==> flow/design.v <==
  module cfs_synch#(
    parameter DATA_WIDTH = 32
  ) (
    input                       clk,
    input     [DATA_WIDTH-1:0]  i,
    output reg[DATA_WIDTH-1:0]  o
  );
    always@(posedge clk) begin
      o <= i;
    end
  endmodule
  module cfs_edge_detect #(parameter bit EDGE = 1, parameter bit RESET_VAL = !EDGE)(
    input clk,
    input reset_n,
    input data,
    output reg detected
  );
    reg dly1_data;
    always@(posedge clk or negedge reset_n) begin
      if(reset_n == 0) begin
        dly1_data <= RESET_VAL;
      end
      else begin
        dly1_data <= data;
      end
    end
    assign detected = ((data == EDGE) & (dly1_data == !EDGE));
  endmodule
  module cfs_synch_fifo #(
     parameter DATA_WIDTH = 32,
     parameter FIFO_DEPTH = 8,
     parameter CDC        = 1,
    localparam CNT_WIDTH = $clog2(FIFO_DEPTH)
  ) (
    input                       reset_n,
    input                       push_clk,
    input                       push_valid,
    input[DATA_WIDTH-1:0]       push_data,
    output wire                 push_ready,
    output wire                 push_full,
    output wire                 push_empty,
    output reg[CNT_WIDTH:0]     push_fifo_lvl,
    input                       pop_clk,
    output wire                 pop_valid,
    output wire[DATA_WIDTH-1:0] pop_data,
    input                       pop_ready,
    output wire                 pop_full,
    output wire                 pop_empty,
    output reg[CNT_WIDTH:0]     pop_fifo_lvl
  );
    reg[DATA_WIDTH-1:0] fifo[0:FIFO_DEPTH-1];
    wire[CNT_WIDTH-1:0] rd_ptr_push;
    reg[CNT_WIDTH-1:0]  rd_ptr_pop;
    reg[CNT_WIDTH-1:0] next_wr_ptr_push;
    reg[CNT_WIDTH-1:0] next_rd_ptr_pop;
    reg[CNT_WIDTH-1:0] wr_ptr_push;
    wire[CNT_WIDTH-1:0] wr_ptr_pop;
    reg[CNT_WIDTH:0] push_fifo_lvl_dly;
    reg[CNT_WIDTH:0] pop_fifo_lvl_dly;
    always_comb begin
      if(wr_ptr_push == FIFO_DEPTH - 1) begin
        next_wr_ptr_push = 0;
      end
      else begin
        next_wr_ptr_push = wr_ptr_push + 1;
      end
    end
    always@(posedge push_clk or negedge reset_n) begin
      if(reset_n == 0) begin
        push_fifo_lvl_dly  <= 0;
      end
      else begin
        push_fifo_lvl_dly <= push_fifo_lvl;
      end
    end
    always@(posedge pop_clk or negedge reset_n) begin
      if(reset_n == 0) begin
        pop_fifo_lvl_dly  <= 0;
      end
      else begin
        pop_fifo_lvl_dly <= pop_fifo_lvl;
      end
    end
    assign push_empty = (push_fifo_lvl == 0);
    assign push_full  = (push_fifo_lvl == FIFO_DEPTH);
    always@(posedge push_clk or negedge reset_n) begin
      if(reset_n == 0) begin
        wr_ptr_push <= 0;
      end
      else begin
        if(push_valid & push_ready) begin
          fifo[wr_ptr_push] <= push_data;
          wr_ptr_push       <= next_wr_ptr_push;
        end
      end
    end
    assign push_ready = push_valid & !push_full;
    always_comb begin
      if(rd_ptr_pop == FIFO_DEPTH - 1) begin
        next_rd_ptr_pop = 0;
      end
      else begin
        next_rd_ptr_pop = rd_ptr_pop + 1;
      end
    end
    assign pop_empty = (pop_fifo_lvl == 0);
    assign pop_full  = (pop_fifo_lvl == FIFO_DEPTH);
    always@(posedge pop_clk or negedge reset_n) begin
      if(reset_n == 0) begin
        rd_ptr_pop <= 0;
      end
      else begin
        if(pop_valid & pop_ready) begin
          rd_ptr_pop <= next_rd_ptr_pop;
        end
      end
    end
    always_comb begin
      if(wr_ptr_push == rd_ptr_push) begin
        if(push_fifo_lvl_dly >= FIFO_DEPTH - 1) begin
          push_fifo_lvl = FIFO_DEPTH;
        end
        else begin
          push_fifo_lvl = 0;
        end
      end
      else if(wr_ptr_push > rd_ptr_push) begin
        push_fifo_lvl = wr_ptr_push - rd_ptr_push;
      end
      else begin
        push_fifo_lvl = FIFO_DEPTH - (rd_ptr_push - wr_ptr_push);
      end
    end
    always_comb begin
      if(wr_ptr_pop == rd_ptr_pop) begin
        if(pop_fifo_lvl_dly >= FIFO_DEPTH - 1) begin
          pop_fifo_lvl = FIFO_DEPTH;
        end
        else begin
          pop_fifo_lvl = 0;
        end
      end
      else if(wr_ptr_pop > rd_ptr_pop) begin
        pop_fifo_lvl = wr_ptr_pop - rd_ptr_pop;
      end
      else begin
        pop_fifo_lvl = FIFO_DEPTH - (rd_ptr_pop - wr_ptr_pop);
      end
    end
    assign pop_valid = !pop_empty;
    assign pop_data  = fifo[rd_ptr_pop];
    if(CDC == 1) begin
      cfs_synch#(CNT_WIDTH) synch_wr_ptr_push2pop(
        .clk(pop_clk),
        .i(wr_ptr_push),
        .o(wr_ptr_pop)
      );
      cfs_synch#(CNT_WIDTH) synch_rd_ptr_pop2push(
        .clk(push_clk),
        .i(rd_ptr_pop),
        .o(rd_ptr_push)
      );
    end
    else begin
       assign wr_ptr_pop  = wr_ptr_push;
       assign rd_ptr_push = rd_ptr_pop;
    end
  endmodule
  module cfs_rx_ctrl #(
    parameter ALGN_DATA_WIDTH       = 32,
    parameter STATUS_CNT_DROP_WIDTH = 8,
    localparam int unsigned ALGN_OFFSET_WIDTH = ALGN_DATA_WIDTH <= 8 ? 1 : $clog2(ALGN_DATA_WIDTH/8),
    localparam int unsigned ALGN_SIZE_WIDTH   = $clog2(ALGN_DATA_WIDTH/8)+1,
    localparam int unsigned FIFO_DATA_WIDTH   = ALGN_DATA_WIDTH + ALGN_OFFSET_WIDTH + ALGN_SIZE_WIDTH
  )(
    input                                  preset_n,
    input                                  pclk,
    input                                  clr_cnt_dop,
    output wire[STATUS_CNT_DROP_WIDTH-1:0] status_cnt_drop,
    input                                  md_rx_clk,
    input                                  md_rx_valid,
    input[ALGN_DATA_WIDTH-1:0]             md_rx_data,
    input[ALGN_OFFSET_WIDTH-1:0]           md_rx_offset,
    input[ALGN_SIZE_WIDTH-1:0]             md_rx_size,
    output wire                            md_rx_ready,
    output reg                             md_rx_err,
    output wire                            push_valid,
    output wire[FIFO_DATA_WIDTH-1:0]       push_data,
    input                                  push_ready,
    input                                  rx_fifo_full
    );
    localparam int unsigned DATA_MSB = ALGN_DATA_WIDTH-1;
    localparam int unsigned DATA_LSB = 0;
    localparam int unsigned OFFSET_MSB = ALGN_DATA_WIDTH+ALGN_OFFSET_WIDTH-1;
    localparam int unsigned OFFSET_LSB = ALGN_DATA_WIDTH;
    localparam int unsigned SIZE_MSB = ALGN_DATA_WIDTH+ALGN_OFFSET_WIDTH+ALGN_SIZE_WIDTH-1;
    localparam int unsigned SIZE_LSB = ALGN_DATA_WIDTH+ALGN_OFFSET_WIDTH;
    reg[STATUS_CNT_DROP_WIDTH-1:0] md_rx_clk_status_cnt_drop;
    cfs_synch#(STATUS_CNT_DROP_WIDTH) synch_status_cnt_drop(
      .clk(pclk),
      .i  (clr_cnt_dop ? {STATUS_CNT_DROP_WIDTH{1'b0}} : md_rx_clk_status_cnt_drop),
      .o  (status_cnt_drop)
    );
    always@(posedge md_rx_clk or negedge preset_n) begin
      if(!preset_n) begin
        md_rx_clk_status_cnt_drop <= 0;
      end
      else if(clr_cnt_dop) begin
        md_rx_clk_status_cnt_drop <= 0;
      end
      else begin
        if(md_rx_valid & md_rx_ready & md_rx_err) begin
          if(md_rx_clk_status_cnt_drop < (('h1 << STATUS_CNT_DROP_WIDTH) - 1)) begin
            md_rx_clk_status_cnt_drop <= md_rx_clk_status_cnt_drop + 1;
          end
        end
      end
    end
    wire[ALGN_SIZE_WIDTH:0]   md_rx_numer;
    wire[ALGN_SIZE_WIDTH-1:0] md_rx_rem;
    assign md_rx_numer = (ALGN_DATA_WIDTH / 8) + md_rx_offset;
    assign md_rx_rem   = md_rx_numer % md_rx_size;
    always_comb begin
      if(md_rx_valid == 1) begin
        if(md_rx_size == 0) begin
          md_rx_err = 1;
        end
        else if(md_rx_rem != 0) begin
          md_rx_err = 1;
        end
        else begin
          md_rx_err = 0;
        end
      end
      else begin
        md_rx_err = 0;
      end
    end
    assign md_rx_ready = (push_valid & push_ready) | md_rx_err;
    assign push_valid = md_rx_valid & !md_rx_err;
    assign push_data[SIZE_MSB  :SIZE_LSB]   = md_rx_size;
    assign push_data[OFFSET_MSB:OFFSET_LSB] = md_rx_offset;
    assign push_data[DATA_MSB  :DATA_LSB]   = md_rx_data;
  endmodule
  module cfs_tx_ctrl #(
    parameter ALGN_DATA_WIDTH = 32,
    localparam int unsigned ALGN_OFFSET_WIDTH = ALGN_DATA_WIDTH <= 8 ? 1 : $clog2(ALGN_DATA_WIDTH/8),
    localparam int unsigned ALGN_SIZE_WIDTH   = $clog2(ALGN_DATA_WIDTH/8)+1,
    localparam int unsigned FIFO_DATA_WIDTH   = ALGN_DATA_WIDTH + ALGN_OFFSET_WIDTH + ALGN_SIZE_WIDTH
  )(
    input                              pop_valid,
    input[FIFO_DATA_WIDTH-1:0]         pop_data,
    output wire                        pop_ready,
    output wire                        md_tx_valid,
    output wire[ALGN_DATA_WIDTH-1:0]   md_tx_data,
    output wire[ALGN_OFFSET_WIDTH-1:0] md_tx_offset,
    output wire[ALGN_SIZE_WIDTH-1:0]   md_tx_size,
    input                              md_tx_ready
    );
    localparam int unsigned DATA_MSB = ALGN_DATA_WIDTH-1;
    localparam int unsigned DATA_LSB = 0;
    localparam int unsigned OFFSET_MSB = ALGN_DATA_WIDTH+ALGN_OFFSET_WIDTH-1;
    localparam int unsigned OFFSET_LSB = ALGN_DATA_WIDTH;
    localparam int unsigned SIZE_MSB = ALGN_DATA_WIDTH+ALGN_OFFSET_WIDTH+ALGN_SIZE_WIDTH-1;
    localparam int unsigned SIZE_LSB = ALGN_DATA_WIDTH+ALGN_OFFSET_WIDTH;
    assign pop_ready    = pop_valid & md_tx_ready;
    assign md_tx_valid  = pop_valid;
    assign md_tx_data   = pop_data[DATA_MSB:DATA_LSB];
    assign md_tx_offset = pop_data[OFFSET_MSB:OFFSET_LSB];
    assign md_tx_size   = pop_data[SIZE_MSB:SIZE_LSB];
  endmodule
  module cfs_ctrl #(
    parameter ALGN_DATA_WIDTH = 32,
    localparam int unsigned ALGN_OFFSET_WIDTH = ALGN_DATA_WIDTH <= 8 ? 1 : $clog2(ALGN_DATA_WIDTH/8),
    localparam int unsigned ALGN_SIZE_WIDTH   = $clog2(ALGN_DATA_WIDTH/8)+1,
    localparam int unsigned FIFO_WIDTH        = ALGN_DATA_WIDTH + ALGN_OFFSET_WIDTH + ALGN_SIZE_WIDTH
  )(
    input                        reset_n,
    input                        clk,
    input                        pop_valid,
    input[FIFO_WIDTH-1:0]        pop_data,
    output reg                   pop_ready,
    output reg                   push_valid,
    output reg[FIFO_WIDTH-1:0]   push_data,
    input                        push_ready,
    input[ALGN_OFFSET_WIDTH-1:0] ctrl_offset,
    input[ALGN_SIZE_WIDTH-1:0]   ctrl_size
    );
    localparam int unsigned DATA_MSB = ALGN_DATA_WIDTH-1;
    localparam int unsigned DATA_LSB = 0;
    localparam int unsigned OFFSET_MSB = ALGN_DATA_WIDTH+ALGN_OFFSET_WIDTH-1;
    localparam int unsigned OFFSET_LSB = ALGN_DATA_WIDTH;
    localparam int unsigned SIZE_MSB = ALGN_DATA_WIDTH+ALGN_OFFSET_WIDTH+ALGN_SIZE_WIDTH-1;
    localparam int unsigned SIZE_LSB = ALGN_DATA_WIDTH+ALGN_OFFSET_WIDTH;
    reg[ALGN_OFFSET_WIDTH-1:0] unaligned_offset;
    reg[ALGN_SIZE_WIDTH-1:0] unaligned_size;
    reg[ALGN_DATA_WIDTH-1:0] unaligned_data;
    reg[ALGN_SIZE_WIDTH-1:0] unaligned_bytes_processed;
    reg[ALGN_SIZE_WIDTH-1:0] aligned_bytes_processed;
    always@(posedge clk or negedge reset_n) begin
      if(reset_n == 0) begin
        pop_ready                 <= 1;
        push_valid                <= 0;
        push_data                 <= 0;
        unaligned_offset          <= 0;
        unaligned_size            <= 0;
        unaligned_data            <= 0;
        unaligned_bytes_processed <= 0;
        aligned_bytes_processed   <= 0;
      end
      else begin
        if((push_valid == 1) & (push_ready == 0)) begin
          if(unaligned_bytes_processed >= unaligned_size) begin
            if((pop_valid == 1) && (pop_ready == 1)) begin
              pop_ready                 <= 0;
              unaligned_offset          <= pop_data[OFFSET_MSB:OFFSET_LSB];
              unaligned_size            <= pop_data[SIZE_MSB:SIZE_LSB];
              unaligned_data            <= pop_data[DATA_MSB:DATA_LSB];
              unaligned_bytes_processed <= 0;
            end
            else if((pop_valid == 1) && (pop_ready == 0)) begin
              pop_ready <= 1;
            end
            else begin
              pop_ready <= 1;
            end
          end
          else begin
            pop_ready <= 0;
          end
        end
        else if((push_valid == 1) & (push_ready == 1)) begin
          if(unaligned_bytes_processed >= unaligned_size) begin
            if((pop_valid == 1) && (pop_ready == 1)) begin
              if(pop_data[SIZE_MSB:SIZE_LSB] >= ctrl_size) begin
                push_valid                       <= 1;
                push_data[DATA_MSB:DATA_LSB]     <= ((('h1 << (ctrl_size * 8)) - 1) & (pop_data[DATA_MSB:DATA_LSB] >> (pop_data[OFFSET_MSB:OFFSET_LSB] * 8))) << (8 * ctrl_offset);
                push_data[SIZE_MSB:SIZE_LSB]     <= ctrl_size;
                push_data[OFFSET_MSB:OFFSET_LSB] <= ctrl_offset;
                unaligned_offset                 <= pop_data[OFFSET_MSB:OFFSET_LSB];
                unaligned_size                   <= pop_data[SIZE_MSB:SIZE_LSB];
                unaligned_data                   <= pop_data[DATA_MSB:DATA_LSB];
                unaligned_bytes_processed        <= ctrl_size;
                aligned_bytes_processed          <= 0;
                if(pop_data[SIZE_MSB:SIZE_LSB] > ctrl_size) begin
                  pop_ready <= 0;
                end
                else begin
                  pop_ready <= 1;
                end
              end
              else begin
                push_valid              <= 0;
                push_data               <= ((('h1 << (pop_data[SIZE_MSB:SIZE_LSB] * 8)) - 1) & (pop_data[DATA_MSB:DATA_LSB] >> (pop_data[OFFSET_MSB:OFFSET_LSB] * 8))) << (8 * ctrl_offset);
                aligned_bytes_processed <= pop_data[SIZE_MSB:SIZE_LSB];
              end
            end
            else if((pop_valid == 1) && (pop_ready == 0)) begin
              pop_ready               <= 1;
              push_valid              <= 0;
              push_data               <= 0;
              aligned_bytes_processed <= 0;
            end
            else begin
              pop_ready               <= 1;
              push_valid              <= 0;
              push_data               <= 0;
              aligned_bytes_processed <= 0;
            end
          end
          else begin
            if((unaligned_size - unaligned_bytes_processed) >= ctrl_size) begin
              push_valid                       <= 1;
              push_data[DATA_MSB:DATA_LSB]     <= ((('h1 << (ctrl_size * 8)) - 1) & (unaligned_data >> ((unaligned_offset + unaligned_bytes_processed) * 8))) << (8 * ctrl_offset);
              push_data[SIZE_MSB:SIZE_LSB]     <= ctrl_size;
              push_data[OFFSET_MSB:OFFSET_LSB] <= ctrl_offset;
              unaligned_bytes_processed        <= unaligned_bytes_processed + ctrl_size;
              aligned_bytes_processed          <= 0;
              if(unaligned_bytes_processed + ctrl_size >= unaligned_size) begin
                pop_ready <= 1;
              end
            end
            else begin
              push_valid                <= 0;
              push_data                 <= ((('h1 << ((unaligned_size - unaligned_bytes_processed) * 8)) - 1) & (unaligned_data >> ((unaligned_offset + unaligned_bytes_processed) * 8))) << (8 * ctrl_offset);
              unaligned_bytes_processed <= unaligned_size;
              aligned_bytes_processed   <= unaligned_size - unaligned_bytes_processed;
              pop_ready <= 1;
            end
          end
        end
        else begin
          if(unaligned_bytes_processed >= unaligned_size) begin
            if((pop_valid == 1) && (pop_ready == 1)) begin
              if(pop_data[SIZE_MSB:SIZE_LSB] >= (ctrl_size - aligned_bytes_processed)) begin
                push_valid                       <= 1;
                push_data[DATA_MSB:DATA_LSB]     <= push_data[DATA_MSB:DATA_LSB] | (((('h1 << ((ctrl_size - aligned_bytes_processed) * 8)) - 1) & (pop_data[DATA_MSB:DATA_LSB] >> (pop_data[OFFSET_MSB:OFFSET_LSB] * 8))) << (8 * (ctrl_offset + aligned_bytes_processed)));
                push_data[SIZE_MSB:SIZE_LSB]     <= ctrl_size;
                push_data[OFFSET_MSB:OFFSET_LSB] <= ctrl_offset;
                unaligned_offset                 <= pop_data[OFFSET_MSB:OFFSET_LSB];
                unaligned_size                   <= pop_data[SIZE_MSB:SIZE_LSB];
                unaligned_data                   <= pop_data[DATA_MSB:DATA_LSB];
                unaligned_bytes_processed        <= ctrl_size - aligned_bytes_processed;
                if(pop_data[SIZE_MSB:SIZE_LSB] == (ctrl_size - aligned_bytes_processed)) begin
                  pop_ready <= 1;
                end
                else begin
                  pop_ready <= 0;
                end
              end
              else begin
                push_valid                <= 0;
                push_data                 <= push_data | (((('h1 << (pop_data[SIZE_MSB:SIZE_LSB] * 8)) - 1) & (pop_data[DATA_MSB:DATA_LSB] >> (pop_data[OFFSET_MSB:OFFSET_LSB] * 8))) << (8 * (ctrl_offset + aligned_bytes_processed)));
                aligned_bytes_processed   <= aligned_bytes_processed + pop_data[SIZE_MSB:SIZE_LSB];
                unaligned_offset          <= pop_data[OFFSET_MSB:OFFSET_LSB];
                unaligned_size            <= pop_data[SIZE_MSB:SIZE_LSB];
                unaligned_data            <= pop_data[DATA_MSB:DATA_LSB];
                unaligned_bytes_processed <= pop_data[SIZE_MSB:SIZE_LSB];
                pop_ready                 <= 1;
              end
            end
            else if((pop_valid == 1) && (pop_ready == 0)) begin
              pop_ready <= 1;
            end
            else begin
              pop_ready <= 1;
            end
          end
          else begin
            if(unaligned_size - unaligned_bytes_processed >= (ctrl_size - aligned_bytes_processed)) begin
              push_valid                       <= 1;
              push_data[DATA_MSB:DATA_LSB]     <= push_data[DATA_MSB:DATA_LSB] | (((('h1 << ((ctrl_size - aligned_bytes_processed) * 8)) - 1) & (unaligned_data >> ((unaligned_offset + unaligned_bytes_processed) * 8))) << (8 * (ctrl_offset + aligned_bytes_processed)));
              push_data[SIZE_MSB:SIZE_LSB]     <= ctrl_size;
              push_data[OFFSET_MSB:OFFSET_LSB] <= ctrl_offset;
              unaligned_bytes_processed        <= unaligned_bytes_processed + ctrl_size - aligned_bytes_processed;
              if(unaligned_bytes_processed + ctrl_size - aligned_bytes_processed >= unaligned_size) begin
                pop_ready <= 1;
              end
              else begin
                pop_ready <= 0;
              end
            end
            else begin
              push_valid                <= 0;
              push_data                 <= push_data | (((('h1 << ((unaligned_size - unaligned_bytes_processed) * 8)) - 1) & (unaligned_data >> ((unaligned_offset + unaligned_bytes_processed) * 8))) << (8 * (ctrl_offset + aligned_bytes_processed)));
              aligned_bytes_processed   <= aligned_bytes_processed + (unaligned_size - unaligned_bytes_processed) ;
              unaligned_bytes_processed <= unaligned_size;
              pop_ready <= 1;
            end
          end
        end
      end
    end
  endmodule
  module cfs_regs#(
    parameter APB_ADDR_WIDTH        = 16,
    parameter ALGN_DATA_WIDTH       = 32,
    parameter STATUS_CNT_DROP_WIDTH = 8,
    parameter STATUS_RX_LVL_WIDTH   = 4,
    parameter STATUS_TX_LVL_WIDTH   = 4,
    localparam int unsigned APB_DATA_WIDTH  = 32,
    localparam int unsigned ALGN_OFFSET_WIDTH = ALGN_DATA_WIDTH <= 8 ? 1 : $clog2(ALGN_DATA_WIDTH/8),
    localparam int unsigned ALGN_SIZE_WIDTH   = $clog2(ALGN_DATA_WIDTH/8)+1) (
    input wire                            pclk,
    input wire                            presetn,
    input wire[APB_ADDR_WIDTH-1:0]        paddr,
    input wire                            pwrite,
    input wire                            psel,
    input wire                            penable,
    input wire[APB_DATA_WIDTH-1:0]        pwdata,
    output reg                            pready,
    output reg[APB_DATA_WIDTH-1:0]        prdata,
    output reg                            pslverr,
    output reg[ALGN_OFFSET_WIDTH-1:0]     ctrl_offset,
    output reg[ALGN_SIZE_WIDTH-1:0]       ctrl_size,
    output reg                            ctrl_clr,
    input wire[STATUS_CNT_DROP_WIDTH-1:0] status_cnt_drop,
    input wire[STATUS_RX_LVL_WIDTH-1:0]   status_rx_lvl,
    input wire[STATUS_TX_LVL_WIDTH-1:0]   status_tx_lvl,
    input wire                            rx_fifo_empty,
    input wire                            rx_fifo_full,
    input wire                            tx_fifo_empty,
    input wire                            tx_fifo_full,
    input wire                            max_drop,
    output wire                           irq
  );
    localparam ADDR_CTRL    = 'h0000;
    localparam ADDR_STATUS  = 'h000c;
    localparam ADDR_IRQEN   = 'h00f0;
    localparam ADDR_IRQ     = 'h00f4;
    localparam LSB_CTRL_SIZE   = 0;
    localparam LSB_CTRL_OFFSET = 8;
    localparam LSB_CTRL_CLR    = 16;
    localparam LSB_STATUS_CNT_DROP = 0;
    localparam LSB_STATUS_RX_LVL   = 8;
    localparam LSB_STATUS_TX_LVL   = 16;
    localparam LSB_IRQEN_RX_FIFO_EMPTY = 0;
    localparam LSB_IRQEN_RX_FIFO_FULL  = 1;
    localparam LSB_IRQEN_TX_FIFO_EMPTY = 2;
    localparam LSB_IRQEN_TX_FIFO_FULL  = 3;
    localparam LSB_IRQEN_MAX_DROP      = 4;
    localparam LSB_IRQ_RX_FIFO_EMPTY = LSB_IRQEN_RX_FIFO_EMPTY;
    localparam LSB_IRQ_RX_FIFO_FULL  = LSB_IRQEN_RX_FIFO_FULL;
    localparam LSB_IRQ_TX_FIFO_EMPTY = LSB_IRQEN_TX_FIFO_EMPTY;
    localparam LSB_IRQ_TX_FIFO_FULL  = LSB_IRQEN_TX_FIFO_FULL;
    localparam LSB_IRQ_MAX_DROP      = LSB_IRQEN_MAX_DROP;
    wire[APB_ADDR_WIDTH-1:0] addr_aligned;
    assign addr_aligned = {paddr[APB_ADDR_WIDTH-1:2], 2'b00};
    reg wr_ctrl_is_illegal;
    wire[ALGN_SIZE_WIDTH-1:0] ctrl_size_wr_val;
    assign ctrl_size_wr_val = pwdata[LSB_CTRL_SIZE + ALGN_SIZE_WIDTH - 1 : LSB_CTRL_SIZE];
    wire[ALGN_OFFSET_WIDTH-1:0] ctrl_offset_wr_val;
    assign ctrl_offset_wr_val = pwdata[LSB_CTRL_OFFSET + ALGN_OFFSET_WIDTH - 1 : LSB_CTRL_OFFSET];
    reg[APB_DATA_WIDTH-1:0] ctrl_rd_val;
    wire[ALGN_SIZE_WIDTH:0]   ctrl_wr_numer;
    wire[ALGN_SIZE_WIDTH-1:0] ctrl_wr_rem;
    assign ctrl_wr_numer = (ALGN_DATA_WIDTH / 8) + ctrl_offset_wr_val;
    assign ctrl_wr_rem   = ctrl_wr_numer % ctrl_size_wr_val;
    reg irqen_rx_fifo_empty;
    reg irqen_rx_fifo_full;
    reg irqen_tx_fifo_empty;
    reg irqen_tx_fifo_full;
    reg irqen_max_drop;
    reg irq_rx_fifo_empty;
    reg irq_rx_fifo_full;
    reg irq_tx_fifo_empty;
    reg irq_tx_fifo_full;
    reg irq_max_drop;
    always_comb begin
      ctrl_rd_val = 0;
      ctrl_rd_val[LSB_CTRL_SIZE   + ALGN_SIZE_WIDTH   - 1 : LSB_CTRL_SIZE]   = ctrl_size;
      ctrl_rd_val[LSB_CTRL_OFFSET + ALGN_OFFSET_WIDTH - 1 : LSB_CTRL_OFFSET] = ctrl_offset;
    end
    reg[APB_DATA_WIDTH-1:0] status_rd_val;
    always_comb begin
      status_rd_val = 0;
      status_rd_val[LSB_STATUS_CNT_DROP+ STATUS_CNT_DROP_WIDTH-1:LSB_STATUS_CNT_DROP] = status_cnt_drop;
      status_rd_val[LSB_STATUS_RX_LVL  + STATUS_RX_LVL_WIDTH-1  :LSB_STATUS_RX_LVL]   = status_rx_lvl;
      status_rd_val[LSB_STATUS_TX_LVL  + STATUS_TX_LVL_WIDTH-1  :LSB_STATUS_TX_LVL]   = status_tx_lvl;
    end
    reg[APB_DATA_WIDTH-1:0] irqen_rd_val;
    always_comb begin
      irqen_rd_val = 0;
      irqen_rd_val[LSB_IRQEN_RX_FIFO_EMPTY] = irqen_rx_fifo_empty;
      irqen_rd_val[LSB_IRQEN_RX_FIFO_FULL]  = irqen_rx_fifo_full;
      irqen_rd_val[LSB_IRQEN_TX_FIFO_EMPTY] = irqen_tx_fifo_empty;
      irqen_rd_val[LSB_IRQEN_TX_FIFO_FULL]  = irqen_tx_fifo_full;
      irqen_rd_val[LSB_IRQEN_MAX_DROP]      = irqen_max_drop;
    end
    reg[APB_DATA_WIDTH-1:0] irq_rd_val;
    always_comb begin
      irq_rd_val = 0;
      irq_rd_val[LSB_IRQEN_RX_FIFO_EMPTY] = irq_rx_fifo_empty;
      irq_rd_val[LSB_IRQEN_RX_FIFO_FULL]  = irq_rx_fifo_full;
      irq_rd_val[LSB_IRQEN_TX_FIFO_EMPTY] = irq_tx_fifo_empty;
      irq_rd_val[LSB_IRQEN_TX_FIFO_FULL]  = irq_tx_fifo_full;
      irq_rd_val[LSB_IRQEN_MAX_DROP]      = irq_max_drop;
    end
    wire edge_rx_fifo_empty;
    wire edge_rx_fifo_full;
    wire edge_tx_fifo_empty;
    wire edge_tx_fifo_full;
    wire edge_max_drop;
    cfs_edge_detect #(.EDGE(1), .RESET_VAL(1)) edge_detect_rx_fifo_empty(.clk(pclk), .reset_n(presetn), .data(rx_fifo_empty), .detected(edge_rx_fifo_empty));
    cfs_edge_detect #(.EDGE(1), .RESET_VAL(0)) edge_detect_rx_fifo_full( .clk(pclk), .reset_n(presetn), .data(rx_fifo_full),  .detected(edge_rx_fifo_full));
    cfs_edge_detect #(.EDGE(1), .RESET_VAL(1)) edge_detect_tx_fifo_empty(.clk(pclk), .reset_n(presetn), .data(tx_fifo_empty), .detected(edge_tx_fifo_empty));
    cfs_edge_detect #(.EDGE(1), .RESET_VAL(0)) edge_detect_tx_fifo_full( .clk(pclk), .reset_n(presetn), .data(tx_fifo_full),  .detected(edge_tx_fifo_full));
    cfs_edge_detect #(.EDGE(1), .RESET_VAL(0)) edge_detect_max_drop(     .clk(pclk), .reset_n(presetn), .data(max_drop),      .detected(edge_max_drop));
    assign irq = 
      (edge_rx_fifo_empty & irqen_rx_fifo_empty) | 
      (edge_rx_fifo_full  & irqen_rx_fifo_full)  | 
      (edge_tx_fifo_empty & irqen_tx_fifo_empty) | 
      (edge_tx_fifo_full  & irqen_tx_fifo_full) | 
      (edge_max_drop      & irqen_max_drop);
    always@(posedge pclk or negedge presetn) begin
      if(presetn == 0) begin
        ctrl_offset <= 0;
        ctrl_size   <= 1;
        irqen_rx_fifo_empty <= 0;
        irqen_rx_fifo_full  <= 0;
        irqen_tx_fifo_empty <= 0;
        irqen_tx_fifo_full  <= 0;
        irqen_max_drop      <= 0;
        irq_rx_fifo_empty <= 0;
        irq_rx_fifo_full  <= 0;
        irq_tx_fifo_empty <= 0;
        irq_tx_fifo_full  <= 0;
        irq_max_drop      <= 0;
        wr_ctrl_is_illegal <= 0;
        ctrl_clr           <= 0;
        pready             <= 0;
        pslverr            <= 0;
        prdata             <= 0;
      end
      else begin
        ctrl_clr <= 0;
        if(psel == 1 && penable == 1) begin
          if(pready == 0) begin
            case(addr_aligned) 
              ADDR_CTRL : begin
                if(pwrite) begin
                  if(wr_ctrl_is_illegal == 0) begin
                    if(ctrl_size_wr_val == 0) begin
                      wr_ctrl_is_illegal <= 1;
                      pready             <= 0;
                      pslverr            <= 0;
                    end
                    else if(ctrl_wr_rem != 0) begin
                      wr_ctrl_is_illegal <= 1;
                      pready             <= 0;
                      pslverr            <= 0;
                    end
                    else if(ctrl_offset_wr_val + ctrl_size_wr_val > (ALGN_DATA_WIDTH / 8)) begin
                      wr_ctrl_is_illegal <= 1;
                      pready             <= 0;
                      pslverr            <= 0;
                    end
                    else begin
                      wr_ctrl_is_illegal <= 0;
                      pready             <= 1;
                      pslverr            <= 0;
                      ctrl_size          <= ctrl_size_wr_val;
                      ctrl_offset        <= ctrl_offset_wr_val;
                      ctrl_clr           <= pwdata[LSB_CTRL_CLR];
                    end
                  end
                  else begin
                    wr_ctrl_is_illegal <= 0;
                    pready             <= 1;
                    pslverr            <= 1;
                  end
                end
                else begin
                  prdata <= ctrl_rd_val;
                  pready <= 1;
                end
              end
              ADDR_STATUS : begin
                if(pwrite) begin
                  pready  <= 1;
                  pslverr <= 1;
                  prdata  <= 0;
                end
                else begin
                  pready  <= 1;
                  pslverr <= 0;
                  prdata  <= status_rd_val;
                end
              end
              ADDR_IRQEN : begin
                if(pwrite) begin
                  pready  <= 1;
                  pslverr <= 0;
                  irqen_rx_fifo_empty <= pwdata[LSB_IRQEN_RX_FIFO_EMPTY];
                  irqen_rx_fifo_full  <= pwdata[LSB_IRQEN_RX_FIFO_FULL];
                  irqen_tx_fifo_empty <= pwdata[LSB_IRQEN_TX_FIFO_EMPTY];
                  irqen_tx_fifo_full  <= pwdata[LSB_IRQEN_TX_FIFO_FULL];
                  irqen_max_drop      <= pwdata[LSB_IRQEN_MAX_DROP];
                end
                else begin
                  pready  <= 1;
                  pslverr <= 0;
                  prdata  <= irqen_rd_val;
                end
              end
              ADDR_IRQ : begin
                if(pwrite) begin
                  pready  <= 1;
                  pslverr <= 0;
                  irq_rx_fifo_empty <= irq_rx_fifo_empty & !pwdata[LSB_IRQEN_RX_FIFO_EMPTY];
                  irq_rx_fifo_full  <= irq_rx_fifo_full  & !pwdata[LSB_IRQEN_RX_FIFO_FULL];
                  irq_tx_fifo_empty <= irq_tx_fifo_empty & !pwdata[LSB_IRQEN_TX_FIFO_EMPTY];
                  irq_tx_fifo_full  <= irq_tx_fifo_full  & !pwdata[LSB_IRQEN_TX_FIFO_FULL];
                  irq_max_drop      <= irq_max_drop      & !pwdata[LSB_IRQEN_MAX_DROP];
                end
                else begin
                  pready  <= 1;
                  pslverr <= 0;
                  prdata  <= irq_rd_val;
                end
              end
              default : begin
                pready  <= 1;
                pslverr <= 1;
                prdata  <= 0;
              end
            endcase
          end
          else begin
            pready  <= 0;
            pslverr <= 0;
            prdata  <= 0;
          end
        end
        else begin
          pready  <= 0;
          pslverr <= 0;
          prdata  <= 0;
        end
        if(edge_rx_fifo_empty) begin
          irq_rx_fifo_empty <= 1;
        end
        if(edge_rx_fifo_full) begin
          irq_rx_fifo_full <= 1;
        end
        if(edge_tx_fifo_empty) begin
          irq_tx_fifo_empty <= 1;
        end
        if(edge_tx_fifo_full) begin
          irq_tx_fifo_full <= 1;
        end
        if(edge_max_drop) begin
          irq_max_drop <= 1;
        end
      end
    end
  endmodule
  module cfs_aligner_core#(
    parameter APB_ADDR_WIDTH  = 16,
    parameter ALGN_DATA_WIDTH = 32,
    parameter FIFO_DEPTH      = 8,
     parameter CDC_RX_TO_REG  = 1,
     parameter CDC_REG_TO_TX  = 1,
    localparam int unsigned STATUS_CNT_DROP_WIDTH = 8,
    localparam int unsigned APB_DATA_WIDTH  = 32,
    localparam int unsigned ALGN_OFFSET_WIDTH = ALGN_DATA_WIDTH <= 8 ? 1 : $clog2(ALGN_DATA_WIDTH/8),
    localparam int unsigned ALGN_SIZE_WIDTH   = $clog2(ALGN_DATA_WIDTH/8)+1
  ) (
    input wire pclk,
    input wire preset_n,
    input wire[APB_ADDR_WIDTH-1:0]    paddr,
    input wire                        pwrite,
    input wire                        psel,
    input wire                        penable,
    input wire[APB_DATA_WIDTH-1:0]    pwdata,
    output wire                       pready,
    output reg[APB_DATA_WIDTH-1:0]    prdata,
    output reg                        pslverr,
    input                             md_rx_clk,
    input                             md_rx_valid,
    input[ALGN_DATA_WIDTH-1:0]        md_rx_data,
    input[ALGN_OFFSET_WIDTH-1:0]      md_rx_offset,
    input[ALGN_SIZE_WIDTH-1:0]        md_rx_size,
    output reg                        md_rx_ready,
    output reg                        md_rx_err,
    input                             md_tx_clk,
    output reg                        md_tx_valid,
    output reg[ALGN_DATA_WIDTH-1:0]   md_tx_data,
    output reg[ALGN_OFFSET_WIDTH-1:0] md_tx_offset,
    output reg[ALGN_SIZE_WIDTH-1:0]   md_tx_size,
    input                             md_tx_ready,
    input                             md_tx_err,
    output wire                       irq
  );
    localparam int unsigned FIFO_WIDTH        = ALGN_DATA_WIDTH + ALGN_OFFSET_WIDTH + ALGN_SIZE_WIDTH;
    localparam int unsigned FIFO_LVL_WIDTH    = $clog2(FIFO_DEPTH) + 1;
    wire[STATUS_CNT_DROP_WIDTH-1:0] rx_ctrl_2_regs_status_cnt_drop;
    wire                            regs_2_rx_ctrl_ctrl_clr;
    wire                            rx_ctrl_2_rx_fifo_push_valid;
    wire[FIFO_WIDTH-1:0]            rx_ctrl_2_rx_fifo_push_data;
    wire                            rx_fifo_2_rx_ctrl_push_ready;
    wire                            rx_fifo_2_rx_ctrl_push_full;
    wire                            rx_fifo_2_regs_fifo_full;
    wire                            rx_fifo_2_regs_fifo_empty;
    wire[FIFO_LVL_WIDTH-1:0]        rx_fifo_2_regs_fifo_lvl;
    wire[FIFO_LVL_WIDTH-1:0]        tx_fifo_2_regs_fifo_lvl;
    wire                            tx_fifo_2_regs_fifo_empty;
    wire                            tx_fifo_2_regs_fifo_full;
    wire                            tx_fifo_2_tx_ctrl_pop_valid;
    wire[FIFO_WIDTH-1:0]            tx_fifo_2_tx_ctrl_pop_data;
    wire                            tx_fifo_2_tx_ctrl_pop_ready;
    wire                            rx_fifo_2_ctrl_pop_valid;
    wire[FIFO_WIDTH-1:0]            rx_fifo_2_ctrl_pop_data;
    wire                            rx_fifo_2_ctrl_pop_ready;
    wire                            ctrl_2_tx_fifo_push_valid;
    wire[FIFO_WIDTH-1:0]            ctrl_2_tx_fifo_push_data;
    wire                            ctrl_2_tx_fifo_push_ready;
    wire[ALGN_OFFSET_WIDTH-1:0]     regs_2_ctrl_ctrl_offset;
    wire[ALGN_SIZE_WIDTH-1:0]       regs_2_ctrl_ctrl_size;
    cfs_rx_ctrl #(
      .ALGN_DATA_WIDTH      (ALGN_DATA_WIDTH),
      .STATUS_CNT_DROP_WIDTH(STATUS_CNT_DROP_WIDTH)
    ) rx_ctrl (
      .preset_n       (preset_n),
      .pclk           (pclk),
      .status_cnt_drop(rx_ctrl_2_regs_status_cnt_drop),
      .clr_cnt_dop    (regs_2_rx_ctrl_ctrl_clr),
      .md_rx_clk      (md_rx_clk),
      .md_rx_valid    (md_rx_valid),
      .md_rx_data     (md_rx_data),
      .md_rx_offset   (md_rx_offset),
      .md_rx_size     (md_rx_size),
      .md_rx_ready    (md_rx_ready),
      .md_rx_err      (md_rx_err),
      .push_valid     (rx_ctrl_2_rx_fifo_push_valid),
      .push_data      (rx_ctrl_2_rx_fifo_push_data),
      .push_ready     (rx_fifo_2_rx_ctrl_push_ready),
      .rx_fifo_full   (rx_fifo_2_rx_ctrl_push_full)
    );
    cfs_synch_fifo #(
      .DATA_WIDTH(FIFO_WIDTH),
      .FIFO_DEPTH(FIFO_DEPTH),
      .CDC(       CDC_RX_TO_REG)) rx_fifo (
      .reset_n      (preset_n),
      .push_clk     (md_rx_clk),
      .push_valid   (rx_ctrl_2_rx_fifo_push_valid),
      .push_data    (rx_ctrl_2_rx_fifo_push_data),
      .push_ready   (rx_fifo_2_rx_ctrl_push_ready),
      .push_full    (rx_fifo_2_rx_ctrl_push_full),
      .push_empty   (),
      .push_fifo_lvl(),
      .pop_clk      (pclk),
      .pop_valid    (rx_fifo_2_ctrl_pop_valid),
      .pop_data     (rx_fifo_2_ctrl_pop_data),
      .pop_ready    (rx_fifo_2_ctrl_pop_ready),
      .pop_full     (rx_fifo_2_regs_fifo_full),
      .pop_empty    (rx_fifo_2_regs_fifo_empty),
      .pop_fifo_lvl (rx_fifo_2_regs_fifo_lvl)
    );
    cfs_synch_fifo #(
      .DATA_WIDTH(FIFO_WIDTH),
      .FIFO_DEPTH(FIFO_DEPTH),
      .CDC(       CDC_REG_TO_TX)) tx_fifo (
      .reset_n   (preset_n),
      .push_clk  (pclk),
      .push_valid(ctrl_2_tx_fifo_push_valid),
      .push_data (ctrl_2_tx_fifo_push_data),
      .push_ready(ctrl_2_tx_fifo_push_ready),
      .push_full (tx_fifo_2_regs_fifo_full),
      .push_empty(tx_fifo_2_regs_fifo_empty),
      .push_fifo_lvl(tx_fifo_2_regs_fifo_lvl),
      .pop_clk   (md_tx_clk),
      .pop_valid (tx_fifo_2_tx_ctrl_pop_valid),
      .pop_data  (tx_fifo_2_tx_ctrl_pop_data),
      .pop_ready (tx_fifo_2_tx_ctrl_pop_ready),
      .pop_full  (),
      .pop_empty (),
      .pop_fifo_lvl ()
    );
    cfs_tx_ctrl #(
      .ALGN_DATA_WIDTH(ALGN_DATA_WIDTH)
    ) tx_ctrl (
      .pop_valid   (tx_fifo_2_tx_ctrl_pop_valid),
      .pop_data    (tx_fifo_2_tx_ctrl_pop_data),
      .pop_ready   (tx_fifo_2_tx_ctrl_pop_ready),
      .md_tx_valid (md_tx_valid),
      .md_tx_data  (md_tx_data),
      .md_tx_offset(md_tx_offset),
      .md_tx_size  (md_tx_size),
      .md_tx_ready (md_tx_ready)
    );
    cfs_ctrl #(
      .ALGN_DATA_WIDTH(ALGN_DATA_WIDTH)
    ) ctrl(
      .reset_n    (preset_n),
      .clk        (pclk),
      .pop_valid  (rx_fifo_2_ctrl_pop_valid),
      .pop_data   (rx_fifo_2_ctrl_pop_data),
      .pop_ready  (rx_fifo_2_ctrl_pop_ready),
      .push_valid (ctrl_2_tx_fifo_push_valid),
      .push_data  (ctrl_2_tx_fifo_push_data),
      .push_ready (ctrl_2_tx_fifo_push_ready),
      .ctrl_offset(regs_2_ctrl_ctrl_offset),
      .ctrl_size  (regs_2_ctrl_ctrl_size)
      );
    cfs_regs#(
      .APB_ADDR_WIDTH       (APB_ADDR_WIDTH),
      .STATUS_CNT_DROP_WIDTH(STATUS_CNT_DROP_WIDTH),
      .ALGN_DATA_WIDTH      (ALGN_DATA_WIDTH)) regs (
      .pclk           (pclk),
      .presetn        (preset_n),
      .paddr          (paddr),
      .pwrite         (pwrite),
      .psel           (psel),
      .penable        (penable),
      .pwdata         (pwdata),
      .pready         (pready),
      .prdata         (prdata),
      .pslverr        (pslverr),
      .ctrl_offset    (regs_2_ctrl_ctrl_offset),
      .ctrl_size      (regs_2_ctrl_ctrl_size),
      .ctrl_clr       (regs_2_rx_ctrl_ctrl_clr),
      .status_cnt_drop(rx_ctrl_2_regs_status_cnt_drop),
      .status_rx_lvl  (rx_fifo_2_regs_fifo_lvl),
      .status_tx_lvl  (tx_fifo_2_regs_fifo_lvl),
      .rx_fifo_empty  (rx_fifo_2_regs_fifo_empty),
      .rx_fifo_full   (rx_fifo_2_regs_fifo_full),
      .tx_fifo_empty  (tx_fifo_2_regs_fifo_empty),
      .tx_fifo_full   (tx_fifo_2_regs_fifo_full),
      .max_drop       (rx_ctrl_2_regs_status_cnt_drop == (('h1 << STATUS_CNT_DROP_WIDTH) - 1)),
      .irq            (irq)
    );
  endmodule
  module cfs_aligner#(
    parameter ALGN_DATA_WIDTH = 32,
    parameter FIFO_DEPTH      = 8,
    localparam int unsigned APB_ADDR_WIDTH    = 16,
    localparam int unsigned APB_DATA_WIDTH    = 32,
    localparam int unsigned ALGN_OFFSET_WIDTH = ALGN_DATA_WIDTH <= 8 ? 1 : $clog2(ALGN_DATA_WIDTH/8),
    localparam int unsigned ALGN_SIZE_WIDTH   = $clog2(ALGN_DATA_WIDTH/8)+1
  ) (
    input wire clk,
    input wire reset_n,
    input wire[APB_ADDR_WIDTH-1:0]    paddr,
    input wire                        pwrite,
    input wire                        psel,
    input wire                        penable,
    input wire[APB_DATA_WIDTH-1:0]    pwdata,
    output wire                       pready,
    output reg[APB_DATA_WIDTH-1:0]    prdata,
    output reg                        pslverr,
    input                             md_rx_valid,
    input[ALGN_DATA_WIDTH-1:0]        md_rx_data,
    input[ALGN_OFFSET_WIDTH-1:0]      md_rx_offset,
    input[ALGN_SIZE_WIDTH-1:0]        md_rx_size,
    output reg                        md_rx_ready,
    output reg                        md_rx_err,
    output reg                        md_tx_valid,
    output reg[ALGN_DATA_WIDTH-1:0]   md_tx_data,
    output reg[ALGN_OFFSET_WIDTH-1:0] md_tx_offset,
    output reg[ALGN_SIZE_WIDTH-1:0]   md_tx_size,
    input                             md_tx_ready,
    input                             md_tx_err,
    output reg                        irq
  );
    localparam int unsigned STATUS_CNT_DROP_WIDTH = 8;
    cfs_aligner_core#(
      .APB_ADDR_WIDTH( APB_ADDR_WIDTH),
      .ALGN_DATA_WIDTH(ALGN_DATA_WIDTH),
      .FIFO_DEPTH(     FIFO_DEPTH),
      .CDC_RX_TO_REG(  0),
      .CDC_REG_TO_TX(  0)) core (
      .pclk        (clk),
      .preset_n    (reset_n),
      .paddr       (paddr),
      .pwrite      (pwrite),
      .psel        (psel),
      .penable     (penable),
      .pwdata      (pwdata),
      .pready      (pready),
      .prdata      (prdata),
      .pslverr     (pslverr),
      .md_rx_clk   (clk),
      .md_rx_valid (md_rx_valid),
      .md_rx_data  (md_rx_data),
      .md_rx_offset(md_rx_offset),
      .md_rx_size  (md_rx_size),
      .md_rx_ready (md_rx_ready),
      .md_rx_err   (md_rx_err),
      .md_tx_clk   (clk),
      .md_tx_valid (md_tx_valid),
      .md_tx_data  (md_tx_data),
      .md_tx_offset(md_tx_offset),
      .md_tx_size  (md_tx_size),
      .md_tx_ready (md_tx_ready),
      .md_tx_err   (md_tx_err),
      .irq         (irq)
    );
  endmodule
## Step by step through the tools: cfs_aligner

Tool output for the design above, in the order of the flow.
Line numbers count from 1 in the design file above.
Cell names lack the library's common part.
The mark n/a stands for no value.

- Top module: cfs_aligner
- Clock input: clk
- Library: sky130hd
- Library corner: tt_025C_1v80

## Word-level counts

Counts by Yosys on the flattened word-level netlist (proc, flatten, opt, wreduce). Print and check cells are left out.

- Register bits: 774
- Input bits: 93
- Output and inout bits: 75

- Add/subtract/negate cells: 28
- Div/mod/pow operators: 2
- $lt $le $gt $ge: 16
- Equal/unequal tests: 59
- Shifts and indexed selects: 16
- Multiplexer cells: 174
- Bitwise gates (word level): 53
- Reductions and logical operators: 73

Operator list:

| kind | number |
|---|---|
| 32-bit two-way mux | 21 |
| 37-bit case mux with 8-bit select | 2 |
| 32-bit bitwise AND | 4 |
| 32-bit case mux with 4-bit select | 1 |
| 3-bit two-way mux | 41 |
| 1-bit two-way mux | 78 |
| 37-bit by 1-bit subtractor with 37-bit output with constant B | 2 |
| 37-bit bitwise AND | 2 |
| 37-bit OR | 2 |
| 37-bit by 5-bit left shift with 37-bit output | 2 |
| 32-bit by 1-bit subtractor with 32-bit output with constant B | 2 |
| 32-bit OR | 2 |
| 32-bit by 32-bit left shift with 32-bit output | 2 |
| 32-bit by 5-bit left shift with 32-bit output | 2 |
| 3-bit AND reduction | 18 |
| 3-bit equality test with constant B | 16 |
| 4-bit two-way mux | 10 |
| 1-bit by 32-bit left shift with 37-bit output with constant A | 1 |
| 1-bit by 6-bit left shift with 37-bit output with constant A | 1 |
| 32-bit by 5-bit right shift with 37-bit output | 1 |
| 32-bit by 7-bit right shift with 37-bit output | 1 |
| 37-bit by 32-bit left shift with 37-bit output | 1 |
| 37-bit by 7-bit left shift with 37-bit output | 1 |
| 4-bit AND reduction | 9 |
| 2-bit nonzero test | 17 |
| 1-bit by 32-bit left shift with 32-bit output with constant A | 1 |
| 1-bit by 6-bit left shift with 32-bit output with constant A | 1 |
| 32-bit by 32-bit right shift with 32-bit output | 1 |

Not listed: further kinds 44, cells in them 179.

## Longest topological paths

Longest topological path by Yosys (ltp), each cell counted once; first at word level (registers and memories cut), then after technology mapping (sequential cells cut; the memories' decode and read muxes count).

- Depth in word-level cells: 15
- ABC_AREA: 0
- Gate-level depth with buffers: 25
- Depth with buffers taken out: 22

## Synthesis result

Yosys stat after the flow's synthesis: flattened, memories mapped to cells. It holds for the ABC_AREA given above (unset counts as 0); a run with the other value may have another netlist.
Totals and module areas in this step are rounded.

Cells by type:

| type | number |
|---|---|
| edfxtp_1 | 592 |
| dfrtp_1 | 148 |
| mux2_2 | 139 |
| ha_1 | 80 |
| nand2_1 | 262 |
| o21ai_0 | 125 |
| nor2_1 | 161 |
| a222oi_1 | 51 |
| mux2i_1 | 49 |
| a22o_1 | 51 |
| nor3_1 | 81 |
| a21oi_1 | 80 |
| clkbuf_1 | 103 |
| a22oi_1 | 49 |
| a221oi_1 | 38 |
| a41oi_1 | 37 |
| fa_1 | 14 |
| inv_1 | 72 |

Other cell types: 86; their cells: 673.

- Cell count: 2,805
- Mapped area: 35,500 sq um
- Sequential part of the area: 21,700 sq um
- Flip-flops: 752

By module: a second synthesis without flattening, with its own total; a netlist apart from the flattened one above.

- Cell total of the unflattened synthesis: 2,589
- Area total of the unflattened synthesis: 34,700 sq um

Each row is one instance without its submodules.

By module:

| module | times used | cells | area (sq um) | sequential area (sq um) |
|---|---|---|---|---|
| cfs_synch_fifo | 2 | 685 | 11,900 | 9,240 |
| cfs_ctrl #(ALGN_DATA_WIDTH=32) | 1 | 815 | 6,890 | 2,050 |
| cfs_regs | 1 | 204 | 2,200 | 877 |
| cfs_rx_ctrl | 1 | 140 | 1,180 | 200 |
| cfs_tx_ctrl #(ALGN_DATA_WIDTH=32) | 1 | 39 | 292 | 0.0 |
| cfs_synch #(DATA_WIDTH=8) | 1 | 8 | 160 | 160 |
| cfs_edge_detect | 3 | 2 | 38.8 | 25.0 |
| cfs_edge_detect | 2 | 2 | 40.0 | 26.3 |
| cfs_aligner_core | 1 | 3 | 16.3 | 0.0 |
| cfs_aligner | 1 | 0 | 0.0 | 0.0 |

## Timing after synthesis

Path of least setup slack by OpenSTA after synthesis, without wires, with an ideal clock, recovery checks aside; 20% of the period is set as input and as output delay. Where synthesis merged equal registers, the netlist keeps one of their names.

- Path type: input-to-output
- Start: in md_rx_size[1]
- End: out md_rx_ready
- Period: 10,000 ps
- Input delay: 2,000 ps
- External output delay: 2,000 ps
- Arrival: 4,930 ps
- Required time: 8,000 ps
- Path slack: 3,070 ps
- Path delay: 2,930 ps
- Driving pins on the path: 13
- Synthesis period reached: 6,930 ps

"path delay" is the arrival time less input delay plus setup time.
A path that ends at an output port has no setup time.
"driving pins on the path" counts driving pins, that of a launching flip-flop among them; a cell with two outputs on the path counts twice.
"synthesis period reached" = period - worst setup slack (recovery checks aside). The figure is calculated, with input and output delays left at 20% of the set period.
Between the ends stands the longest chain of elaborated cells between them, by number of cells; it is not shown to be the way that was timed. Of several equally long chains one is given.
Each line given opens the expression or statement behind the cell; cells for indexed reads and writes are added by Yosys, which also makes memories of some case tables.

- Cell sequence: nor2_1 -> nand2_1 -> ha_1 -> o21a_1 -> o21ai_0 -> nor2b_1 -> mux2_2 -> ha_1 -> a21boi_0 -> a311o_1 -> o41ai_1 -> a21oi_1 -> nand2b_1
- Cells in the longest elaborated chain: 10

Ends and longest elaborated chain, post-synthesis:

| element | line | text |
|---|---|---|
| from (decl) | 915 | `input[ALGN_SIZE_WIDTH-1:0]        md_rx_size,` |
| 4-bit by 3-bit modulo with 4-bit output | 222 | `assign md_rx_rem   = md_rx_numer % md_rx_size;` |
| 3-bit nonzero test | 228 | `else if(md_rx_rem != 0) begin` |
| 1-bit two-way mux | 228 |  |
| 1-bit two-way mux | 225 | `if(md_rx_size == 0) begin` |
| 1-bit two-way mux | 224 | `if(md_rx_valid == 1) begin` |
| 1-bit zero test | 240 | `assign push_valid = md_rx_valid & !md_rx_err;` |
| 1-bit bitwise AND | 240 |  |
| 1-bit bitwise AND | 97 | `assign push_ready = push_valid & !push_full;` |
| 1-bit bitwise AND | 239 | `assign md_rx_ready = (push_valid & push_ready) \| md_rx_err;` |
| 1-bit OR | 239 |  |
| to (decl) | 916 | `output reg                        md_rx_ready,` |

Nets of the timed path that keep an RTL name, with a line that drives or declares them; the list need not be complete.

Named nets, post-synthesis:

| signal | line |
|---|---|
| md_rx_err | 224 |

## Path in the finished layout

Path of least setup slack in the final report of run A (OpenROAD, finished layout, wires in). Where an end is a register, its clock arrival counts in the times.
The report prints the path's times to 10 ps; the period is as set.

- Path type: reg-to-reg
- Start: reg core.rx_fifo.rd_ptr_pop[2]
- End: reg core.ctrl.push_data[36]
- Period: 11,000 ps
- Setup time: 70 ps
- Arrival: 10,750 ps
- Required time: 11,690 ps
- Path slack: 940 ps
- Driving pins on the path: 24

Between the ends stands the longest chain of elaborated cells between them, by number of cells; it is not shown to be the way that was timed. Of several equally long chains one is given.
At most two assigning lines are given for a register; there are more.

- Cell sequence: dfrtp_2 -> buf_4 -> clkinv_1 -> ha_1 -> nor4_4 -> nand2_2 -> buf_4 -> a31oi_1 -> inv_1 -> ha_1 -> nor2b_1 -> o21ai_1 -> a21oi_1 -> a21oi_2 -> mux2i_1 -> ha_1 -> nand2_1 -> o2111a_1 -> a211oi_1 -> o22ai_1 -> o211ai_1 -> a221o_1 -> o211ai_1 -> nand3_1
- Cells in the longest elaborated chain: 11

Ends and longest elaborated chain, post-layout:

| element | line | text |
|---|---|---|
| from (decl) | 53 | `reg[CNT_WIDTH-1:0]  rd_ptr_pop;` |
| from (assign) | 110 | `rd_ptr_pop <= 0;` |
| from (assign) | 114 | `rd_ptr_pop <= next_rd_ptr_pop;` |
| 3-bit equality test | 151 | `assign pop_data  = fifo[rd_ptr_pop];` |
| 37-bit case mux with 8-bit select | 151 |  |
| 1-bit by 6-bit left shift with 37-bit output | 413 | `push_data                 <= push_data \| (((('h1 << (pop_data[SIZE_MSB:SIZE_LSB] * 8)) - 1) & (pop_data[DATA_M ...` |
| 37-bit by 1-bit subtractor with 37-bit output | 413 |  |
| 37-bit bitwise AND | 413 |  |
| 37-bit by 32-bit left shift with 37-bit output | 413 |  |
| 37-bit OR | 413 |  |
| 3-bit two-way mux | 395 | `if(pop_data[SIZE_MSB:SIZE_LSB] >= (ctrl_size - aligned_bytes_processed)) begin` |
| 3-bit two-way mux | 394 | `if((pop_valid == 1) && (pop_ready == 1)) begin` |
| 3-bit two-way mux | 393 | `if(unaligned_bytes_processed >= unaligned_size) begin` |
| 3-bit two-way mux | 332 | `else if((push_valid == 1) & (push_ready == 1)) begin` |
| to (assign) | 337 | `push_data[DATA_MSB:DATA_LSB]     <= ((('h1 << (ctrl_size * 8)) - 1) & (pop_data[DATA_MSB:DATA_LSB] >> (pop_dat ...` |
| to (assign) | 338 | `push_data[SIZE_MSB:SIZE_LSB]     <= ctrl_size;` |
| to (decl) | 284 | `output reg[FIFO_WIDTH-1:0]   push_data,` |

Lab notebook: cfs_aligner

3 stored runs of cfs_aligner in the flow (synthesis by Yosys, layout by OpenROAD, sky130hd cells), in arbitrary order. Constraints: input delay and output delay 20% of the set period each, output load 0.01 pF.
By "achieved clock period" is meant the clock period of the run minus its worst setup slack. This is arithmetic on one report: input and output delays are still those of the set period (20% each).
"time on the worst setup path": the worst setup path's part of the clock period (all of it between registers, 20% less for each end at a port) less its slack. A launch clock that arrives late makes it longer, a capture clock that arrives late makes it shorter.
"time on the worst setup path" is known to 10 ps.
Measured values are rounded.

### Run A

==> flow/run.sh <==
#!/bin/bash
# the make line also repeats the synthesis and layout settings of config.mk as NAME=value (left out here)
make -C /OpenROAD-flow-scripts/flow DESIGN_CONFIG=/design/flow/config.mk WORK_HOME=/design/flow/orfs CLKGATE_MAP_FILE= finish
==> flow/config.mk <==
export PLATFORM = sky130hd
export DESIGN_NAME = cfs_aligner
export DESIGN_NICKNAME = cfs_aligner
export VERILOG_FILES = /design/flow/design.v
export SDC_FILE = /design/flow/constraint.sdc
export NUM_CORES = 4
export LEC_CHECK = 0
export CAP_MARGIN = 5
export CELL_PAD_IN_SITES_DETAIL_PLACEMENT = 2
export CORE_MARGIN = 2
export CORE_UTILIZATION = 40
export CTS_CLUSTER_DIAMETER = 27
export GPL_ROUTABILITY_DRIVEN = 0
export HOLD_SLACK_MARGIN = 0.11
export SLEW_MARGIN = 25
export TNS_END_PERCENT = 45
==> flow/constraint.sdc <==
create_clock -name core_clock -period 11.0 [get_ports {clk}]
set_input_delay 2.2000 -clock core_clock [delete_from_list [all_inputs] [get_ports {clk}]]
set_output_delay 2.2000 -clock core_clock [all_outputs]
set_load 0.01 [all_outputs]

Results of run A:
- Time on the worst setup path: 10,060 ps
- Worst setup path kind: reg-to-reg
- Post-route setup TNS: 0 ps
- Worst setup slack after layout: 940 ps
- Achieved clock period: 10,060 ps
- Post-synthesis cell area: 35,500 sq um
- Standard-cell area of the final layout: 44,600 sq um
- Area inside the die boundary: 91,100 sq um
- Lowest hold slack: 492 ps

### Run B

==> flow/run.sh <==
#!/bin/bash
# the make line also repeats the synthesis and layout settings of config.mk as NAME=value (left out here)
make -C /OpenROAD-flow-scripts/flow DESIGN_CONFIG=/design/flow/config.mk WORK_HOME=/design/flow/orfs CLKGATE_MAP_FILE= finish
==> flow/config.mk <==
export PLATFORM = sky130hd
export DESIGN_NAME = cfs_aligner
export DESIGN_NICKNAME = cfs_aligner
export VERILOG_FILES = /design/flow/design.v
export SDC_FILE = /design/flow/constraint.sdc
export NUM_CORES = 4
export LEC_CHECK = 0
export CAP_MARGIN = 20
export CORE_ASPECT_RATIO = 0.63
export CORE_MARGIN = 2
export CORE_UTILIZATION = 40
export GPL_ROUTABILITY_DRIVEN = 0
export SETUP_SLACK_MARGIN = 2.5
export SLEW_MARGIN = 20
export TNS_END_PERCENT = 40
==> flow/constraint.sdc <==
create_clock -name core_clock -period 10.0 [get_ports {clk}]
set_input_delay 2.0000 -clock core_clock [delete_from_list [all_inputs] [get_ports {clk}]]
set_output_delay 2.0000 -clock core_clock [all_outputs]
set_load 0.01 [all_outputs]

Results of run B:
- Time on the worst setup path: 3,480 ps
- Worst setup path kind: input-to-output
- Post-route setup TNS: 0 ps
- Worst setup slack after layout: 2,520 ps
- Achieved clock period: 7,483 ps
- Post-synthesis cell area: 35,500 sq um
- Standard-cell area of the final layout: 40,500 sq um
- Area inside the die boundary: 91,200 sq um
- Lowest hold slack: 473 ps

### Run C

==> flow/run.sh <==
#!/bin/bash
# the make line also repeats the synthesis and layout settings of config.mk as NAME=value (left out here)
make -C /OpenROAD-flow-scripts/flow DESIGN_CONFIG=/design/flow/config.mk WORK_HOME=/design/flow/orfs CLKGATE_MAP_FILE= finish
==> flow/config.mk <==
export PLATFORM = sky130hd
export DESIGN_NAME = cfs_aligner
export DESIGN_NICKNAME = cfs_aligner
export VERILOG_FILES = /design/flow/design.v
export SDC_FILE = /design/flow/constraint.sdc
export NUM_CORES = 4
export LEC_CHECK = 0
export CAP_MARGIN = 20
export CORE_MARGIN = 2
export CORE_UTILIZATION = 40
export SLEW_MARGIN = 20
==> flow/constraint.sdc <==
create_clock -name core_clock -period 10.0 [get_ports {clk}]
set_input_delay 2.0000 -clock core_clock [delete_from_list [all_inputs] [get_ports {clk}]]
set_output_delay 2.0000 -clock core_clock [all_outputs]
set_load 0.01 [all_outputs]

Results of run C:
- Time on the worst setup path: 4,530 ps
- Worst setup path kind: input-to-output
- Post-route setup TNS: 0 ps
- Worst setup slack after layout: 1,470 ps
- Achieved clock period: 8,531 ps
- Post-synthesis cell area: 35,500 sq um
- Standard-cell area of the final layout: 40,800 sq um
- Area inside the die boundary: 91,100 sq um
- Lowest hold slack: 467 ps
